==> flow/design.v <==
module cordic(clk, angle, sine, cosine);
  input clk;
  input signed [31:0] angle;  
  output signed [15:0] sine;  
  output signed [15:0] cosine;
  reg signed [15:0] x [0:12];
  reg signed [15:0] y [0:12];
  reg signed [31:0] z [0:12];
  parameter scaling_factor = 19896;  
  wire [1:0] sector;
  assign sector = angle[31:30];
  assign sine = y[12];
  assign cosine = x[12];
  wire signed [31:0] theta [0:12];
  assign theta [ 0] = 'h20000000;   
  assign theta [ 1] = 'h12E4051D;   
  assign theta [ 2] = 'h9FB385B;    
  assign theta [ 3] = 'h51111D4;    
  assign theta [ 4] = 'h28B0D43;    
  assign theta [ 5] = 'h145D7E1;    
  assign theta [ 6] = 'hA2F61E;     
  assign theta [ 7] = 'h517C55;     
  assign theta [ 8] = 'h28BE53;     
  assign theta [ 9] = 'h145F2E;     
  assign theta [10] = 'hA2F98;      
  assign theta [11] = 'h517CC;      
  assign theta [12] = 'h28BE6;      
  always @(posedge clk)
  begin 
    if (sector == 2'b00) begin
	  x[0] <= scaling_factor;
      y[0] <= 0;
      z[0] <= angle;      
    end
    else if  (sector == 2'b11) begin
	  x[0] <= scaling_factor;
      y[0] <= 0;
      z[0] <= angle;      
    end      
    else if (sector == 2'b01) begin
      x[0] <= -0;
      y[0] <= scaling_factor;
      z[0] <= {2'b00,angle[29:0]};      
    end
    else if (sector == 2'b10) begin
      x[0] <= 0;
      y[0] <= -scaling_factor;
      z[0] <= {2'b11,angle[29:0]};
    end
  end
  genvar i;
  generate
    for (i=0; i<13; i=i+1)
      begin
        wire sgn; 
	assign sgn = z[i][31];  
	wire signed [15:0] xnew, ynew;
        assign xnew = x[i] >>> i;  
        assign ynew = y[i] >>> i;
        always @(posedge clk)
          begin
            if (sgn==1)
              begin
                x[i+1] <= x[i]+ynew;
                y[i+1] <= y[i]-xnew;
                z[i+1] <= z[i]+theta[i];
              end
            else
              begin
                x[i+1] <= x[i]-ynew;
                y[i+1] <= y[i]+xnew;
                z[i+1] <= z[i]-theta[i];
              end
          end
      end
  endgenerate
endmodule
# --- Reports on cordic ---
# The steps from the RTL of cordic to its reports follow in flow order.
# Lines are those of the file above, counted from 1.
# Cell names lack the library's common part.
inputs:
  design: "cordic"
  clk_port: "clk"
  library: "sky130hd"
  pvt_corner: "tt_025C_1v80"

# --- Elaborated design ---
# Yosys after proc, flatten, opt, wreduce and memory -nomap, before mapping. Print and check cells are not counted. Equal cells are merged and count once.
word_totals:
  out_inout_bits: 32
  reg_bits: 785
  elab_cells: 159
  input_bits: 33
op_classes:
  n_eq: 3
  reduce_logical: 5
  add_sub_neg: 69
  mux: 43
ops:
  columns: ["op", "count"]
  rows:
  - ["2-to-1 mux 32 bit", 15]
  - ["2-to-1 mux 16 bit", 24]
  - ["2-to-1 mux 15 bit", 4]
  - ["adder 16 x 10 -> 16 bit", 2]
  - ["subtractor 16 x 10 -> 16 bit", 2]
  - ["adder 16 x 11 -> 16 bit", 2]
  - ["subtractor 16 x 11 -> 16 bit", 2]
  - ["adder 16 x 12 -> 16 bit", 2]
  - ["subtractor 16 x 12 -> 16 bit", 2]
  - ["adder 16 x 13 -> 16 bit", 2]
  - ["subtractor 16 x 13 -> 16 bit", 2]
  - ["adder 16 x 14 -> 16 bit", 2]
  - ["subtractor 16 x 14 -> 16 bit", 2]
  - ["adder 16 x 15 -> 16 bit", 2]
  - ["subtractor 16 x 15 -> 16 bit", 2]
  - ["subtractor 16 bit", 2]
  - ["adder 16 x 5 -> 16 bit", 2]
  - ["subtractor 16 x 5 -> 16 bit", 2]
  - ["adder 16 x 6 -> 16 bit", 2]
  - ["subtractor 16 x 6 -> 16 bit", 2]
  - ["adder 16 x 7 -> 16 bit", 2]
  - ["subtractor 16 x 7 -> 16 bit", 2]
  - ["adder 16 x 8 -> 16 bit", 2]
  - ["subtractor 16 x 8 -> 16 bit", 2]
  - ["adder 16 x 9 -> 16 bit", 2]
  - ["subtractor 16 x 9 -> 16 bit", 2]
  - ["adder 32 x 21 -> 32 bit with constant B", 1]
  - ["subtractor 32 x 21 -> 32 bit with constant B", 1]
# Not listed: further kinds 28, cells in them 29.

# --- Logic depth ---
# Yosys ltp: most cells in a row. Word level: on the elaborated netlist, between registers, memories and ports. Mapped: between sequential cells and ports; inverters and the memories' decode and read muxes count.
depth:
  word_depth: 5
  ABC_AREA: 0
  depth_mapped: 16
  ltp_nobuf: 16

# --- Mapped cells and area ---
# Yosys stat after the flow's synthesis: flattened, memories mapped to cells. It holds for the ABC_AREA given above (unset counts as 0); a run with the other value may have another netlist.
types:
  columns: ["type", "count", "type_area_um2"]
  rows:
  - ["dfxtp_1", 724, 1.45E+04]
  - ["ha_1", 697, 8.72E+03]
  - ["xnor2_1", 469, 4107.69]
  - ["a21oi_1", 561, 2.81E+03]
  - ["xor2_1", 245, 2.15E+03]
  - ["a21o_1", 238, 1.79E+03]
  - ["nor2_1", 338, 1.27E+03]
  - ["inv_1", 282, 1.06E+03]
  - ["o21ai_0", 200, 1000.96]
  - ["nand2_1", 246, 923.386]
  - ["o21bai_1", 94, 705.677]
  - ["fa_1", 35, 700.672]
  - ["nor3_1", 128, 640.614]
  - ["o21a_1", 64, 480.461]
  - ["nand3_1", 92, 460.442]
  - ["nor2b_1", 57, 356.592]
  - ["nand2b_1", 56, 350.336]
  - ["a31oi_1", 54, 337.824]
# Other cell types: 65; their cells: 576.
mapped:
  yosys_area_mm2: 0.0466059
  seq_area_mm2: 0.0144939
  flip_flops: 724
  mapped_cells: 5156
  buffers: 63

# --- Timing after synthesis ---
# Path of least setup slack by OpenSTA after synthesis, without wires, with an ideal clock, recovery checks aside; 20% of the period is set as input and as output delay. Where synthesis merged equal registers, the netlist keeps one of their names.
synth_path:
  path_type: "register to register"
  start: "reg z[4][31]"
  end: "reg z[5][30]"
  clock_period_ps: 3500
  path_buffers: 2
  launch_ps: 0
  setup_ps: 72
  arrival_time_ps: 3811
  path_delay_ps: 3883
  t_required_ps: 3428
  path_slack_ps: -383
  stages: 15
  synth_period_reached_ps: 3883
# "path_delay_ps" = arrival - input delay + setup time.
# "stages": output pins that drive a net of the path, with the launching flip-flop's if there is one; two outputs of one cell count as two.
# "synth_period_reached_ps" is the clock period less the worst setup slack; recovery checks do not enter. This is arithmetic on one report: input and output delays are still those of the set period (20% each).
# Between the ends stands the longest chain of elaborated cells between them, by number of cells; it is not shown to be the way that was timed. Of several equally long chains one is given.
# A line is the first line of the expression or statement that the cell stems from. Yosys adds cells for indexed reads and writes and turns some case tables into memories.
synth_via:
  path_cell_list: "dfxtp_1 clkbuf_1 clkbuf_1 inv_1 fa_1 nor2b_1 o31ai_1 a211oi_1 o211ai_1 a211oi_1 a21oi_1 o311ai_1 a31oi_1 o21bai_1 xor2_1"
  elab_chain_len: 1
  cells_between: 1
  cone_lines: 1
  cone_classes: "mux (1)"
synth_lines:
  columns: ["item", "line_no", "rtl"]
  rows:
  - ["start, declared", 8, "reg signed [31:0] z [0:12];"]
  - ["start, assigned", 66, "z[i+1] <= z[i]+theta[i];"]
  - ["start, assigned", 72, "z[i+1] <= z[i]-theta[i];"]
  - ["2-to-1 mux 32 bit", 62, "if (sgn==1)"]
  - ["end, assigned", 66, null]
  - ["end, assigned", 72, null]
  - ["end, declared", 8, null]

# --- Path in the finished layout ---
# Path of least setup slack in the final report of run 1 (OpenROAD, finished layout, wires in). Where an end is a register, its clock arrival counts in the times.
# The report prints the path's times to 10 ps; the period is as set.
layout_path:
  path_type: "register to register"
  start: "reg z[4][31]"
  end: "reg z[5][30]"
  launch_ps: 660
  path_buffers: 0
  clock_period_ps: 5330
  setup_ps: 70
  t_required_ps: 5920
  arrival_time_ps: 4360
  path_slack_ps: 1560
  stages: 13
# Between the ends stands the longest chain of elaborated cells between them, by number of cells; it is not shown to be the way that was timed. Of several equally long chains one is given.
layout_via:
  path_cell_list: "dfxtp_1 clkinvlp_4 fa_1 nor2b_1 o31ai_1 a211oi_1 o211ai_1 a211oi_1 a21oi_1 o311ai_1 a31oi_1 o21bai_1 xor2_1"
  elab_chain_len: 1
  cells_between: 1
  cone_lines: 1
  cone_classes: "mux (1)"
layout_lines:
  columns: ["item", "line_no", "rtl"]
  rows:
  - ["start, declared", 8, "reg signed [31:0] z [0:12];"]
  - ["start, assigned", 66, "z[i+1] <= z[i]+theta[i];"]
  - ["start, assigned", 72, "z[i+1] <= z[i]-theta[i];"]
  - ["2-to-1 mux 32 bit", 62, "if (sgn==1)"]
  - ["end, assigned", 66, null]
  - ["end, assigned", 72, null]
  - ["end, declared", 8, null]

# Module cordic, platform sky130hd: 3 stored runs of the flow (Yosys, OpenROAD) with differing settings, in no particular order. Input and output delays are each 20% of the period that was set; the output load is 0.01 pF.
# "achieved_clock_period_ps": clock period set for the run, less the worst setup slack. It is reckoned from that one timing run; input and output delays stay at 20% of the period that was set.
runs:
  - name: "run 1"
    settings:
      CELL_PAD_IN_SITES_DETAIL_PLACEMENT: 0
      CELL_PAD_IN_SITES_GLOBAL_PLACEMENT: 0
      CORE_MARGIN: 10
      CORE_UTILIZATION: 20
      GPL_ROUTABILITY_DRIVEN: 0
      PLACE_DENSITY_LB_ADDON: 0.28
      SETUP_SLACK_MARGIN: 1.37
      SLEW_MARGIN: 40
      period_ns: 5.33
      CAP_MARGIN: 20
    results:
      worst_setup_slack_ps: 1557
      util_pct: 23.1
      final_setup_tns_ps: 0
      achieved_clock_period_ps: 3773
      hold_worst_slack_ps: 325
      synthesis_area_mm2: 0.0466059
      dieArea_mm2: 0.252737
  - name: "run 2"
    settings:
      CORE_UTILIZATION: 60
      period_ns: 3.41
      CAP_MARGIN: 20
      CORE_MARGIN: 2
      SLEW_MARGIN: 20
    results:
      worst_setup_slack_ps: 132
      util_pct: 68.5
      final_setup_tns_ps: 0
      achieved_clock_period_ps: 3278
      hold_worst_slack_ps: 319
      synthesis_area_mm2: 0.0466059
      dieArea_mm2: 0.0799221
  - name: "run 3"
    settings:
      ABC_AREA: 1
      CORE_UTILIZATION: 71
      CTS_CLUSTER_SIZE: 56
      HOLD_SLACK_MARGIN: 0.25
      PLACE_DENSITY_LB_ADDON: 0.14
      SETUP_SLACK_MARGIN: 0.27
      SLEW_MARGIN: 10
      period_ns: 3.5
      CAP_MARGIN: 20
      CORE_MARGIN: 2
    results:
      worst_setup_slack_ps: 581
      util_pct: 77.7
      final_setup_tns_ps: 0
      achieved_clock_period_ps: 2919
      hold_worst_slack_ps: 325
      synthesis_area_mm2: 0.0592243
      dieArea_mm2: 0.0857406
